==> flow/design.v <==
module encode_fsm(input logic [247:0] data, input logic clk_out, reset, start, output logic [61:0] coded_kmer, output logic coded_ready);
    always_ff @(posedge clk_out) begin
        if(reset==0) begin
            coded_ready<=0;
        end
        else if(start) begin  
            coded_kmer[ 0 ]<=data[ 1 ]^data[ 2 ];
            coded_kmer[ 2 ]<=data[ 9 ]^data[ 10 ];
            coded_kmer[ 4 ]<=data[ 17 ]^data[ 18 ];
            coded_kmer[ 6 ]<=data[ 25 ]^data[ 26 ];
            coded_kmer[ 8 ]<=data[ 33 ]^data[ 34 ];
            coded_kmer[ 10 ]<=data[ 41 ]^data[ 42 ];
            coded_kmer[ 12 ]<=data[ 49 ]^data[ 50 ];
            coded_kmer[ 14 ]<=data[ 57 ]^data[ 58 ];
            coded_kmer[ 16 ]<=data[ 65 ]^data[ 66 ];
            coded_kmer[ 18 ]<=data[ 73 ]^data[ 74 ];
            coded_kmer[ 20 ]<=data[ 81 ]^data[ 82 ];
            coded_kmer[ 22 ]<=data[ 89 ]^data[ 90 ];
            coded_kmer[ 24 ]<=data[ 97 ]^data[ 98 ];
            coded_kmer[ 26 ]<=data[ 105 ]^data[ 106 ];
            coded_kmer[ 28 ]<=data[ 113 ]^data[ 114 ];
            coded_kmer[ 30 ]<=data[ 121 ]^data[ 122 ];
            coded_kmer[ 32 ]<=data[ 129 ]^data[ 130 ];
            coded_kmer[ 34 ]<=data[ 137 ]^data[ 138 ];
            coded_kmer[ 36 ]<=data[ 145 ]^data[ 146 ];
            coded_kmer[ 38 ]<=data[ 153 ]^data[ 154 ];
            coded_kmer[ 40 ]<=data[ 161 ]^data[ 162 ];
            coded_kmer[ 42 ]<=data[ 169 ]^data[ 170 ];
            coded_kmer[ 44 ]<=data[ 177 ]^data[ 178 ];
            coded_kmer[ 46 ]<=data[ 185 ]^data[ 186 ];
            coded_kmer[ 48 ]<=data[ 193 ]^data[ 194 ];
            coded_kmer[ 50 ]<=data[ 201 ]^data[ 202 ];
            coded_kmer[ 52 ]<=data[ 209 ]^data[ 210 ];
            coded_kmer[ 54 ]<=data[ 217 ]^data[ 218 ];
            coded_kmer[ 56 ]<=data[ 225 ]^data[ 226 ];
            coded_kmer[ 58 ]<=data[ 233 ]^data[ 234 ];
            coded_kmer[ 60 ]<=data[ 241 ]^data[ 242 ];
            coded_kmer[ 1 ]<=data[ 2 ];
            coded_kmer[ 3 ]<=data[ 10 ];
            coded_kmer[ 5 ]<=data[ 18 ];
            coded_kmer[ 7 ]<=data[ 26 ];
            coded_kmer[ 9 ]<=data[ 34 ];
            coded_kmer[ 11 ]<=data[ 42 ];
            coded_kmer[ 13 ]<=data[ 50 ];
            coded_kmer[ 15 ]<=data[ 58 ];
            coded_kmer[ 17 ]<=data[ 66 ];
            coded_kmer[ 19 ]<=data[ 74 ];
            coded_kmer[ 21 ]<=data[ 82 ];
            coded_kmer[ 23 ]<=data[ 90 ];
            coded_kmer[ 25 ]<=data[ 98 ];
            coded_kmer[ 27 ]<=data[ 106 ];
            coded_kmer[ 29 ]<=data[ 114 ];
            coded_kmer[ 31 ]<=data[ 122 ];
            coded_kmer[ 33 ]<=data[ 130 ];
            coded_kmer[ 35 ]<=data[ 138 ];
            coded_kmer[ 37 ]<=data[ 146 ];
            coded_kmer[ 39 ]<=data[ 154 ];
            coded_kmer[ 41 ]<=data[ 162 ];
            coded_kmer[ 43 ]<=data[ 170 ];
            coded_kmer[ 45 ]<=data[ 178 ];
            coded_kmer[ 47 ]<=data[ 186 ];
            coded_kmer[ 49 ]<=data[ 194 ];
            coded_kmer[ 51 ]<=data[ 202 ];
            coded_kmer[ 53 ]<=data[ 210 ];
            coded_kmer[ 55 ]<=data[ 218 ];
            coded_kmer[ 57 ]<=data[ 226 ];
            coded_kmer[ 59 ]<=data[ 234 ];
            coded_kmer[ 61 ]<=data[ 242 ];
            coded_ready<=1;
        end
        else if(coded_ready) begin  
            coded_ready<=0;      
        end
    end
endmodule
module canonic_fsm(input logic clk_out, reset, coded_ready, input logic [61:0]coded_kmer, 
					  output logic [61:0]k_canon, output logic canon_ready);  
	logic [61:0]k;    
	logic state;  
	always_ff @(posedge clk_out) begin
		if(reset==0) begin
			state<=0;
		end
		else if(coded_ready) begin
			state<=1;
		end
		else if(canon_ready) begin
			state<=0;	
		end	
	end
    always_comb begin
        begin
			k[ 1 : 0 ]=~coded_kmer[ 61 : 60 ];
			k[ 3 : 2 ]=~coded_kmer[ 59 : 58 ];
			k[ 5 : 4 ]=~coded_kmer[ 57 : 56 ];
			k[ 7 : 6 ]=~coded_kmer[ 55 : 54 ];
			k[ 9 : 8 ]=~coded_kmer[ 53 : 52 ];
			k[ 11 : 10 ]=~coded_kmer[ 51 : 50 ];
			k[ 13 : 12 ]=~coded_kmer[ 49 : 48 ];
			k[ 15 : 14 ]=~coded_kmer[ 47 : 46 ];
			k[ 17 : 16 ]=~coded_kmer[ 45 : 44 ];
			k[ 19 : 18 ]=~coded_kmer[ 43 : 42 ];
			k[ 21 : 20 ]=~coded_kmer[ 41 : 40 ];
			k[ 23 : 22 ]=~coded_kmer[ 39 : 38 ];
			k[ 25 : 24 ]=~coded_kmer[ 37 : 36 ];
			k[ 27 : 26 ]=~coded_kmer[ 35 : 34 ];
			k[ 29 : 28 ]=~coded_kmer[ 33 : 32 ];
			k[ 31 : 30 ]=~coded_kmer[ 31 : 30 ];
			k[ 33 : 32 ]=~coded_kmer[ 29 : 28 ];
			k[ 35 : 34 ]=~coded_kmer[ 27 : 26 ];
			k[ 37 : 36 ]=~coded_kmer[ 25 : 24 ];
			k[ 39 : 38 ]=~coded_kmer[ 23 : 22 ];
			k[ 41 : 40 ]=~coded_kmer[ 21 : 20 ];
			k[ 43 : 42 ]=~coded_kmer[ 19 : 18 ];
			k[ 45 : 44 ]=~coded_kmer[ 17 : 16 ];
			k[ 47 : 46 ]=~coded_kmer[ 15 : 14 ];
			k[ 49 : 48 ]=~coded_kmer[ 13 : 12 ];
			k[ 51 : 50 ]=~coded_kmer[ 11 : 10 ];
			k[ 53 : 52 ]=~coded_kmer[ 9 : 8 ];
			k[ 55 : 54 ]=~coded_kmer[ 7 : 6 ];
			k[ 57 : 56 ]=~coded_kmer[ 5 : 4 ];
			k[ 59 : 58 ]=~coded_kmer[ 3 : 2 ];
			k[ 61 : 60 ]=~coded_kmer[ 1 : 0 ];
			if(k<coded_kmer) begin
				k_canon=k;
			end
			else begin
				k_canon=coded_kmer;  
			end
		end
		canon_ready=state;
    end                                                     
endmodule
module k_canon_to_hash_result_velocidad_3pasos(input logic clk_out, reset, canon_ready, input logic [61:0]k_canon,  
							  output logic [63:0] hash_result, output logic hash_ready);
    logic [63:0] k0, k1, k2, k3, k4, k5, k6;
	logic [8:0] state, nextstate;  
	logic [31:0] x0, x1, x2, x3, x4, x5,x6, x7, x8, x9, 
	             x0_, x1_, x2_, x3_, x4_, x5_,x6_, x7_, x8_, x9_;
	logic [18:0] y0, y1, y2, w0, w1, w2, n0, 
				 y0_, y1_, y2_, w0_, w1_, w2_, n0_;
	always_ff @(posedge clk_out) begin
		if(reset==0) begin
			state<=0;
			hash_ready<=0;
		end
		else if(canon_ready) begin
			state<=1;
		end  
		else if(state==0) begin
			hash_ready<=0;  
		end	 
		else if(state==1) begin
			state<=2;
		end  
		else if(state==2) begin
			state<=3;
		end  
		else if(state==3) begin
			state<=4;
		end  
		else if(state==4) begin
			state<=5;
		end  
		else if(state==5) begin
			state<=6;
		end  
		else if(state==6) begin
			state<=7;
		end  
		else if(state==7) begin
			state<=8;		
		end  
		else if(state==8) begin
			state<=9;
		end  
		else if(state==9) begin
			state<=10;
		end  
		else if(state==10) begin
			state<=11;
		end  
		else if(state==11) begin
			state<=12;
		end  
		else if(state==12) begin
			state<=13;
		end  
		else if(state==13) begin
			state<=14;
		end  
		else if(state==14) begin
			state<=0;
			hash_ready<=1;
		end  
	end  
	always_ff @(posedge clk_out) begin
	case(state)
		1: k0 <= k_canon>>33;
		2: k1 <= k0^k_canon;
		3: begin
			x0<=k1[15:0]*'b1000110011001101;
			x1<=k1[31:16]*'b1000110011001101;
			x2<=k1[15:0]*'b1110110101010101;
			x3<=k1[15:0]*'b1010111111010111;
			x4<=k1[31:16]*'b1110110101010101;
			x5<=k1[47:32]*'b1000110011001101;
			x6<=k1[15:0]*'b1111111101010001;
			x7<=k1[31:16]*'b1010111111010111;
			x8<=k1[47:32]*'b1110110101010101;
			x9<=k1[63:48]*'b1000110011001101;
		end
		4: begin
			y0<= x3[31:16]  + x4[31:16]  + x5[31:16];
			y1<= x6[15:0] + x7[15:0] + x8[15:0];
			w0<= x1[31:16] + x2[31:16] + x3[15:0];
			w1<= x4[15:0] + x5[15:0];
			n0<= x0[31:16] + x2[15:0] + x1[15:0];
			k2[15:0]<= x0[15:0];
		end
		5: begin
			y2<= y0 + y1 + x9[15:0];
			w2<= w0 + w1 + n0[17:16];
			k2[31:16]<=n0;
		end
		6: begin
			k2[63:48]<= y2 + w2[18:16];
			k2[47:32]<= w2;		
		end
		7: k3 <= k2>>33;
		8: k4 <= k3^k2;
		9: begin
			x0_<=k4[15:0]*'b1110110001010011;
			x1_<=k4[31:16]*'b1110110001010011;
			x2_<=k4[15:0]*'b0001101010000101;
			x3_<=k4[15:0]*'b1011100111111110;
			x4_<=k4[31:16]*'b0001101010000101;
			x5_<=k4[47:32]*'b1110110001010011;
			x6_<=k4[15:0]*'b1100010011001110;
			x7_<=k4[31:16]*'b1011100111111110;
			x8_<=k4[47:32]*'b0001101010000101;
			x9_<=k4[63:48]*'b1110110001010011;
		end
		10: begin
            y0_<= x3_[31:16]  + x4_[31:16]  + x5_[31:16];
			y1_<= x6_[15:0] + x7_[15:0] + x8_[15:0];
			w0_<= x1_[31:16] + x2_[31:16] + x3_[15:0];
			w1_<= x4_[15:0] + x5_[15:0];
			n0_<= x0_[31:16] + x2_[15:0] + x1_[15:0];
			k5[15:0]<= x0_[15:0];
		end
		11: begin
			y2_<= y0_ + y1_ + x9_[15:0];
			w2_<= w0_ + w1_ + n0_[17:16];
			k5[31:16]<=n0_;
        end
		12: begin
			k5[63:48]<= y2_ + w2_[18:16];
			k5[47:32]<= w2_;
		end
		13: k6 <= k5>>33;
		14: hash_result <= k6^k5;
	endcase
	end
endmodule: k_canon_to_hash_result_velocidad_3pasos
module ldz_position(input logic reset, clk_out, hash_ready, input logic [63:0]hash_result, input logic start,  
output logic [5:0]ldz, output logic ldz_ready, output logic [31:0] sum_ldz);
	logic state;  
	logic [63:0]Ms;
    logic [31:0] bits32;
    logic [15:0] bits16;
    logic [8:0] bits8;
    logic [3:0] bits4;
    logic [1:0] bits2; 
    logic bits[31:0];
	always_ff @(posedge clk_out) begin
	    if(reset==0) begin
            ldz_ready<= 0;
            sum_ldz<=0;
            state<=0;
        end
        else begin
		if(hash_ready) begin
			state<=1;
		end
		else begin
			state<=0;	
		end	
        if(state) begin
            ldz_ready<=1;
            sum_ldz<=sum_ldz+ldz;
        end
        else begin
            ldz_ready<=0;
        end
        end
	end 
    always_comb begin
        begin
			Ms[13:0]=14'b10000000000000;
			Ms[63:14]=hash_result[63:14];
			ldz[5]=(Ms[63:32]==0);  
			if(ldz[5])
				bits32= Ms[31:0];
			else
				bits32[31:0]= Ms[63:32];  
			ldz[4]= (bits32[31:16]==0);  
			 if(ldz[4])
				bits16=bits32[15:0]; 
			 else             
				bits16=bits32[31:16];  
			 ldz[3]=(bits16[15:8]==0);  
			 if(ldz[3])
				bits8=bits16[7:0];
			 else
				bits8=bits16[15:8];
			 ldz[2]=(bits8[7:4]==0);
			 if(ldz[2])
				bits4=bits8[3:0];  
			 else
				bits4=bits8[7:4];
			 ldz[1]=(bits4[3:2]==0); 
			 if(ldz[1])
				bits2=bits4[1:0];            
			 else
				bits2=bits4[3:2];			 
			 ldz[0]=(bits2[1]==0); 
		end
    end
endmodule: ldz_position
module kmer_hash_top(
    input  logic        clk_out,
    input  logic        reset,         
    input  logic        in_valid,
    input  logic [7:0]  in_char,
    output logic        in_ready,
    output logic        out_valid,
    output logic [63:0] out_hash,
    output logic [5:0]  out_ldz,
    output logic [31:0] out_sum
);
    logic [247:0] data;
    logic [4:0]   count;
    logic         busy;
    logic         start;
    logic [61:0]  coded_kmer;  logic coded_ready;
    logic [61:0]  k_canon;     logic canon_ready;
    logic [63:0]  hash_result; logic hash_ready;
    logic [5:0]   ldz;         logic ldz_ready;
    logic [31:0]  sum_ldz;
    assign in_ready = ~busy;
    always_ff @(posedge clk_out) begin
        if(reset==0) begin
            data<=0;
            count<=0;
            busy<=0;
            start<=0;
        end
        else begin
            start<=0;
            if(in_valid && !busy) begin
                if(in_char==8'b0) begin
                    data<=0;
                    count<=0;
                end
                else begin
                    data[247:8]<=data[239:0];
                    data[7:0]<=in_char;
                    if(count>=30) begin
                        count<=31;
                        start<=1;
                        busy<=1;
                    end
                    else begin
                        count<=count+1;
                    end
                end
            end
            else if(hash_ready) begin
                busy<=0;
            end
        end
    end
    encode_fsm f1(.data(data), .clk_out(clk_out), .reset(reset), .start(start),
                  .coded_kmer(coded_kmer), .coded_ready(coded_ready));
    canonic_fsm f2(.clk_out(clk_out), .reset(reset), .coded_ready(coded_ready),
                   .coded_kmer(coded_kmer), .k_canon(k_canon), .canon_ready(canon_ready));
    k_canon_to_hash_result_velocidad_3pasos f3(.clk_out(clk_out), .reset(reset),
                   .canon_ready(canon_ready), .k_canon(k_canon),
                   .hash_result(hash_result), .hash_ready(hash_ready));
    ldz_position f4(.reset(reset), .clk_out(clk_out), .hash_ready(hash_ready),
                    .hash_result(hash_result), .start(start),
                    .ldz(ldz), .ldz_ready(ldz_ready), .sum_ldz(sum_ldz));
    assign out_valid = ldz_ready;
    assign out_hash  = hash_result;
    assign out_ldz   = ldz;
    assign out_sum   = sum_ldz;
endmodule
Hand-over note for kmer_hash_top

Tool chain data of kmer_hash_top
Each step is given for the RTL above and for the edited RTL. Lines under "unedited" count in the file above, lines under "edited" in the edited file. "difference": "edited" minus "unedited" as printed here. "rel. change": 100 x difference / "unedited". Operators: Yosys type, input widths -> output width; for muxes data width and select width s. Library cell names are shortened. A cell with -- has no value.

Design top: kmer_hash_top. Clock port: clk_out. Library: sky130hd. Timing corner: tt_025C_1v80.

Edit of the RTL
Unified diff, file above to edited file. The edited RTL no longer does the same as the RTL above: the edit was made by script, with no optimisation intended.

```diff
@@ -16,5 +16,5 @@
             coded_kmer[ 18 ]<=data[ 73 ]^data[ 74 ];
             coded_kmer[ 20 ]<=data[ 81 ]^data[ 82 ];
-            coded_kmer[ 22 ]<=data[ 89 ]^data[ 90 ];
+            coded_kmer[ 22 ]<=data[ 89 ]|data[ 90 ];
             coded_kmer[ 24 ]<=data[ 97 ]^data[ 98 ];
             coded_kmer[ 26 ]<=data[ 105 ]^data[ 106 ];
```

Elaborated design
Source: Yosys, flattened and elaborated, memories not mapped. Widths are those after wreduce. Registers that Yosys merges into a memory's read port (data or address) are not register bits. Print and check cells do not count. Equal cells are merged and count once.

Bit counts: register bits after elaboration (unedited 1524, edited 1524, difference 0, rel. change 0.00%); bits in latches (unedited 0, edited 0, difference 0); RAM bits (unedited 0, edited 0, difference 0); ROM bits (unedited 0, edited 0, difference 0); clocked read ports x word width (unedited 0, edited 0, difference 0); memory cells (unedited 0, edited 0, difference 0); input bits (unedited 11, edited 11, difference 0, rel. change 0.00%); elaborated cells (unedited 346, edited 346, difference 0, rel. change 0.00%).

Cells by class: $add $sub $neg (unedited 30, edited 30, difference 0, rel. change 0.00%); multiply operators (unedited 20, edited 20, difference 0, rel. change 0.00%); div/mod/pow operators (unedited 0, edited 0, difference 0); $lt $le $gt $ge (unedited 2, edited 2, difference 0, rel. change 0.00%); equality and inequality tests (unedited 30, edited 30, difference 0, rel. change 0.00%); shift-type cells (unedited 0, edited 0, difference 0); mux-type cells (unedited 50, edited 50, difference 0, rel. change 0.00%); bitwise operators (unedited 71, edited 71, difference 0, rel. change 0.00%); reduce/logical cells (unedited 20, edited 20, difference 0, rel. change 0.00%).

Operator list: $xor 1x1->1 (unedited 31, edited 30, difference -1, rel. change -3.23%); $or 1x1->1 (unedited 0, edited 1, difference +1); $not 2->2 (unedited 31, edited 31, difference 0, rel. change 0.00%); $mux 1 (unedited 26, edited 26, difference 0, rel. change 0.00%); $mux 9 (unedited 14, edited 14, difference 0, rel. change 0.00%); $ne 2x1->1 const B (unedited 14, edited 14, difference 0, rel. change 0.00%); $add 16x16->16 (unedited 12, edited 12, difference 0, rel. change 0.00%); $mul 16x16->32 const B (unedited 9, edited 9, difference 0, rel. change 0.00%); $eq 9x4->1 const B (unedited 7, edited 7, difference 0, rel. change 0.00%); $add 16x16->17 (unedited 6, edited 6, difference 0, rel. change 0.00%); $not 1->1 (unedited 6, edited 6, difference 0, rel. change 0.00%); $eq 9x3->1 const B (unedited 4, edited 4, difference 0, rel. change 0.00%); $reduce_and 2->1 (unedited 3, edited 3, difference 0, rel. change 0.00%); $add 16x3->16 (unedited 2, edited 2, difference 0, rel. change 0.00%); $add 17x16->18 (unedited 2, edited 2, difference 0, rel. change 0.00%); $add 19x16->19 (unedited 2, edited 2, difference 0, rel. change 0.00%); $add 19x19->19 (unedited 2, edited 2, difference 0, rel. change 0.00%); $add 19x2->19 (unedited 2, edited 2, difference 0, rel. change 0.00%); $eq 9x2->1 const B (unedited 2, edited 2, difference 0, rel. change 0.00%); $logic_not 8->1 (unedited 2, edited 2, difference 0, rel. change 0.00%); $mul 16x13->29 const B (unedited 2, edited 2, difference 0, rel. change 0.00%); $mul 16x14->16 const B (unedited 2, edited 2, difference 0, rel. change 0.00%); $mul 16x15->15 const B (unedited 2, edited 2, difference 0, rel. change 0.00%); $mul 16x16->16 const B (unedited 2, edited 2, difference 0, rel. change 0.00%); $mux 5 (unedited 2, edited 2, difference 0, rel. change 0.00%); $mux 8 (unedited 2, edited 2, difference 0, rel. change 0.00%); $ne 2x2->1 const B (unedited 2, edited 2, difference 0, rel. change 0.00%); $reduce_bool 2->1 (unedited 2, edited 2, difference 0, rel. change 0.00%).

The list need not be complete.

Logic depth
Longest topological path by Yosys (ltp), each cell counted once; first at word level (registers and memories cut), then after technology mapping (sequential cells cut; the memories' decode and read muxes count).

Logic depth: word-level depth (unedited 17, edited 17, difference 0, rel. change 0.00%); ABC_AREA (unedited 0, edited 0); mapped depth (unedited 24, edited 26, difference +2, rel. change +8.33%); depth with buffers taken out (unedited 23, edited 24, difference +1, rel. change +4.35%).

Mapped cells and area
The flow's flattened synthesis, as Yosys stat reports it; memories are mapped. The netlist is that of the ABC_AREA named above (0 if unset); the other value can give another one.

Cells by type: a21boi_0 (unedited 28, edited 109, difference +81, rel. change +289.29%); o21ai_0 (unedited 285, edited 226, difference -59, rel. change -20.70%); a21oi_1 (unedited 443, edited 386, difference -57, rel. change -12.87%); nor3_1 (unedited 154, edited 114, difference -40, rel. change -25.97%); a211oi_1 (unedited 57, edited 22, difference -35, rel. change -61.40%); xnor2_1 (unedited 597, edited 630, difference +33, rel. change +5.53%); and3_1 (unedited 62, edited 29, difference -33, rel. change -53.23%); mux2i_1 (unedited 40, edited 7, difference -33, rel. change -82.50%); xor2_1 (unedited 251, edited 222, difference -29, rel. change -11.55%); a21oi_2 (unedited 0, edited 28, difference +28); o21ai_1 (unedited 2, edited 27, difference +25, rel. change +1250.00%); o211ai_1 (unedited 36, edited 13, difference -23, rel. change -63.89%); nor2b_1 (unedited 64, edited 80, difference +16, rel. change +25.00%); o41ai_1 (unedited 18, edited 3, difference -15, rel. change -83.33%); nor2_1 (unedited 371, edited 385, difference +14, rel. change +3.77%); nor4_1 (unedited 12, edited 26, difference +14, rel. change +116.67%); inv_1 (unedited 2427, edited 2439, difference +12, rel. change +0.49%); or3_1 (unedited 48, edited 37, difference -11, rel. change -22.92%).

The list need not be complete.

Mapped netlist: mapped cells (unedited 10871, edited 10774, difference -97, rel. change -0.89%); mapped area (um^2) (unedited 123357.1, edited 122924.1, difference -433.0, rel. change -0.35%); sequential part of the area (um^2) (unedited 38186.6, edited 38186.6, difference 0.0, rel. change 0.00%); mapped flip-flops (unedited 1312, edited 1312, difference 0, rel. change 0.00%); buffer cells (unedited 54, edited 55, difference +1, rel. change +1.85%).

By module: a second synthesis without flattening, with its own total; a netlist apart from the flattened one above.

Unflattened totals: cell total of the unflattened synthesis (unedited 11741, edited 11773, difference +32, rel. change +0.27%); area (unflattened synthesis) (um^2) (unedited 132445.8, edited 132433.3, difference -12.5, rel. change -0.01%).

Each row is one instance without its submodules.

Modules, unedited: k_canon_to_hash_result_velocidad_3pasos (instances 1, cells 9986, area 115284.3 um^2, sequential area 34222.8 um^2); kmer_hash_top (instances 1, cells 1172, area 10983.0 um^2, sequential area 5104.9 um^2); ldz_position (instances 1, cells 279, area 2358.5 um^2, sequential area 680.7 um^2); encode_fsm (instances 1, cells 96, area 2165.8 um^2, sequential area 1881.8 um^2); canonic_fsm (instances 1, cells 208, area 1654.1 um^2, sequential area 20.0 um^2).

Modules, edited: k_canon_to_hash_result_velocidad_3pasos (instances 1, cells 10012, area 115296.8 um^2, sequential area 34222.8 um^2); kmer_hash_top (instances 1, cells 1172, area 10983.0 um^2, sequential area 5104.9 um^2); ldz_position (instances 1, cells 285, area 2336.0 um^2, sequential area 680.7 um^2); encode_fsm (instances 1, cells 96, area 2163.3 um^2, sequential area 1881.8 um^2); canonic_fsm (instances 1, cells 208, area 1654.1 um^2, sequential area 20.0 um^2).

Worst setup path after synthesis
Source: OpenSTA report_checks on the synthesized netlist (no wires, ideal clock, input and output delay 20% of the period each), path of least setup slack; recovery checks are left aside. Register names are those of the netlist, which keeps one name where synthesis merged equal registers.

Timing path post-synthesis: path kind (unedited register to register, edited register to register); from (unedited register f3.k1[5], edited register f3.k4[7]); to (unedited register f3.x3[31], edited register f3.x3_[28]); clock period (ns) (unedited 7.5, edited 7.5, difference 0.0, rel. change 0.00%); setup time (ns) (unedited 0.277, edited 0.265, difference -0.012); time at the first pin (ns) (unedited 0.000, edited 0.000, difference 0.000); data arrival time (ns) (unedited 6.197, edited 6.040, difference -0.157, rel. change -2.53%); data required time (ns) (unedited 7.223, edited 7.235, difference +0.012, rel. change +0.17%); slack (ns) (unedited 1.025, edited 1.195, difference +0.170); path delay (ns) (unedited 6.474, edited 6.305, difference -0.169, rel. change -2.61%); stages (unedited 24, edited 21, difference -3, rel. change -12.50%); synthesis period reached (ns) (unedited 6.475, edited 6.305, difference -0.170, rel. change -2.63%).

"path delay" is the arrival time less input delay plus setup time. "stages": output pins that drive a net of the path, with the launching flip-flop's if there is one; two outputs of one cell count as two. "synthesis period reached" is the clock period less the worst setup slack; recovery checks do not enter. This is arithmetic on one report: input and output delays are still those of the set period (20% each). Between the ends stands the longest chain of elaborated cells between them, by number of cells; it is not shown to be the way that was timed. Of several equally long chains one is given. A line is the first line of the expression or statement that the cell stems from. Yosys adds cells for indexed reads and writes and turns some case tables into memories.

On the way, post-synthesis, unedited:
Cells stage by stage: edfxtp_1 -> inv_1 -> ha_1 -> fa_1 -> inv_1 -> fa_1 -> inv_1 -> fa_1 -> inv_1 -> fa_1 -> inv_1 -> fa_1 -> inv_1 -> ha_1 -> or3_1 -> or3_1 -> nor3_1 -> o31ai_1 -> a31oi_1 -> a21o_1 -> o31a_1 -> o21ai_1 -> o311ai_0 -> o211ai_1. Under cells in the longest elaborated chain stands 1. Elaborated cells on any way between the ends: 1. The figure for RTL lines with such cells is 1. Those cells by class: mul: 1.

RTL lines, path post-synthesis, unedited: start, declared (line 136) `logic [63:0] k0, k1, k2, k3, k4, k5, k6;`; start, assigned (line 200) `2: k1 <= k0^k_canon;`; $mul 16x16->32 (line 205) `x3<=k1[15:0]*'b1010111111010111;`; end, assigned (line 205); end, declared (line 138) `logic [31:0] x0, x1, x2, x3, x4, x5,x6, x7, x8, x9,`.

On the way, post-synthesis, edited:
Cells stage by stage: edfxtp_1 -> inv_1 -> fa_1 -> inv_1 -> fa_1 -> inv_1 -> fa_1 -> inv_1 -> fa_1 -> fa_1 -> fa_1 -> ha_1 -> a21o_1 -> a21oi_1 -> o21ai_1 -> a2111oi_2 -> o31ai_1 -> a2111oi_2 -> or2_2 -> o21ai_0 -> xor2_1. Under cells in the longest elaborated chain stands 1. Elaborated cells on any way between the ends: 1. The figure for RTL lines with such cells is 1. Those cells by class: mul: 1.

RTL lines, path post-synthesis, edited: start, declared (line 136) `logic [63:0] k0, k1, k2, k3, k4, k5, k6;`; start, assigned (line 231) `8: k4 <= k3^k2;`; $mul 16x15->31 (line 236) `x3_<=k4[15:0]*'b1011100111111110;`; end, assigned (line 236); end, declared (line 139) `x0_, x1_, x2_, x3_, x4_, x5_,x6_, x7_, x8_, x9_;`.

Timing after layout
From the final timing report of each run of pair A: the path of least setup slack in the routed layout; clock arrival at registers is part of the times.

Timing path post-layout: path kind (unedited register to register, edited register to register); from (unedited register f3.k1[4], edited register f3.k1[21]); to (unedited register f3.x0[31], edited register f3.x4[31]); clock period (ns) (unedited 7.5, edited 7.5, difference 0.0, rel. change 0.00%); setup time (ns) (unedited 0.25, edited 0.25, difference 0.00); time at the first pin (ns) (unedited 0.80, edited 0.87, difference +0.07, rel. change +8.75%); data arrival time (ns) (unedited 7.64, edited 7.51, difference -0.13, rel. change -1.70%); data required time (ns) (unedited 8.06, edited 8.10, difference +0.04, rel. change +0.50%); slack (ns) (unedited 0.42, edited 0.60, difference +0.18); stages (unedited 23, edited 23, difference 0, rel. change 0.00%).

Between the ends stands the longest chain of elaborated cells between them, by number of cells; it is not shown to be the way that was timed. Of several equally long chains one is given.

On the way, post-layout, unedited:
Cells stage by stage: edfxtp_1 -> buf_4 -> ha_1 -> ha_1 -> inv_1 -> fa_1 -> inv_1 -> fa_1 -> inv_1 -> fa_1 -> fa_1 -> inv_1 -> ha_1 -> a211oi_1 -> nand2b_1 -> a2111oi_2 -> nor3_1 -> o41ai_1 -> a21oi_1 -> o311ai_1 -> o21ai_0 -> a21oi_1 -> xnor2_1. Under cells in the longest elaborated chain stands 1. Elaborated cells on any way between the ends: 1. The figure for RTL lines with such cells is 1. Those cells by class: mul: 1.

RTL lines, path post-layout, unedited: start, declared (line 136) `logic [63:0] k0, k1, k2, k3, k4, k5, k6;`; start, assigned (line 200) `2: k1 <= k0^k_canon;`; $mul 16x16->32 (line 202) `x0<=k1[15:0]*'b1000110011001101;`; end, assigned (line 202); end, declared (line 138) `logic [31:0] x0, x1, x2, x3, x4, x5,x6, x7, x8, x9,`.

On the way, post-layout, edited:
Cells stage by stage: edfxtp_1 -> ha_1 -> inv_1 -> fa_1 -> inv_1 -> fa_1 -> inv_1 -> fa_1 -> fa_1 -> inv_1 -> fa_1 -> ha_1 -> o21ai_0 -> nand2b_1 -> a21oi_1 -> a31oi_1 -> nand2_1 -> o31ai_1 -> o311ai_0 -> a21boi_0 -> o221ai_1 -> a21oi_1 -> xnor2_1. Under cells in the longest elaborated chain stands 1. Elaborated cells on any way between the ends: 1. The figure for RTL lines with such cells is 1. Those cells by class: mul: 1.

RTL lines, path post-layout, edited: start, declared (line 136) `logic [63:0] k0, k1, k2, k3, k4, k5, k6;`; start, assigned (line 200) `2: k1 <= k0^k_canon;`; $mul 16x16->32 (line 206) `x4<=k1[31:16]*'b1110110101010101;`; end, assigned (line 206); end, declared (line 138) `logic [31:0] x0, x1, x2, x3, x4, x5,x6, x7, x8, x9,`.

Measured runs
Both versions went through the flow (Yosys, OpenROAD) with the same settings in each pair. Constraints: input delay and output delay 20% of the set period each, output load 0.01 pF.

Settings, pair A:
For CORE_UTILIZATION the number is 40. The figure for period_ns is 7.5. Under CAP_MARGIN stands 20. For CORE_MARGIN the number is 2. Under SLEW_MARGIN stands 20.

Final reports, pair A: netlist area reported by Yosys (um^2) (unedited 123357.1, edited 122924.1, difference -433.0, rel. change -0.35%); full die area (um^2) (unedited 312850.0, edited 311760.0, difference -1090.0, rel. change -0.35%); std-cell area (final layout) (um^2) (unedited 135610.0, edited 135365.0, difference -245.0, rel. change -0.18%); utilization after layout (%) (unedited 44.3, edited 44.3, difference 0.0); smallest setup slack (ns) (unedited 0.424, edited 0.596, difference +0.172); total negative setup slack (ns) (unedited 0.000, edited 0.000, difference 0.000); worst hold slack after layout (ns) (unedited 0.411, edited 0.402, difference -0.009); total power after layout (mW) (unedited 15.994, edited 16.055, difference +0.061, rel. change +0.38%); period achieved (ns) (unedited 7.076, edited 6.904, difference -0.172, rel. change -2.43%).

Settings, pair B:
For ABC_AREA the number is 0. Under CELL_PAD_IN_SITES_GLOBAL_PLACEMENT stands 0. For CORE_UTILIZATION the number is 57. The entry for GPL_ROUTABILITY_DRIVEN reads 0. MAX_ROUTING_LAYER: met4. Under PLACE_DENSITY_LB_ADDON stands 0.16. Under SLEW_MARGIN stands 10. Under TNS_END_PERCENT stands 50. The figure for period_ns is 4.91. Under CAP_MARGIN stands 20. For CORE_MARGIN the number is 2.

Final reports, pair B: netlist area reported by Yosys (um^2) (unedited 123357.1, edited 122924.1, difference -433.0, rel. change -0.35%); full die area (um^2) (unedited 220153.0, edited 219389.0, difference -764.0, rel. change -0.35%); std-cell area (final layout) (um^2) (unedited 151931.0, edited 150964.0, difference -967.0, rel. change -0.64%); utilization after layout (%) (unedited 70.7, edited 70.4, difference -0.3); smallest setup slack (ns) (unedited -1.237, edited -1.114, difference +0.123); total negative setup slack (ns) (unedited -122.058, edited -114.646, difference +7.412); worst hold slack after layout (ns) (unedited 0.416, edited 0.376, difference -0.040); total power after layout (mW) (unedited 24.124, edited 24.071, difference -0.053, rel. change -0.22%); period achieved (ns) (unedited 6.147, edited 6.024, difference -0.123, rel. change -2.00%).

By "period achieved" is meant the clock period of the run minus its worst setup slack. This is arithmetic on one report: input and output delays are still those of the set period (20% each). "total power after layout" rests on the timing tool's default activity at the inputs, not on a simulated workload.

End of note.
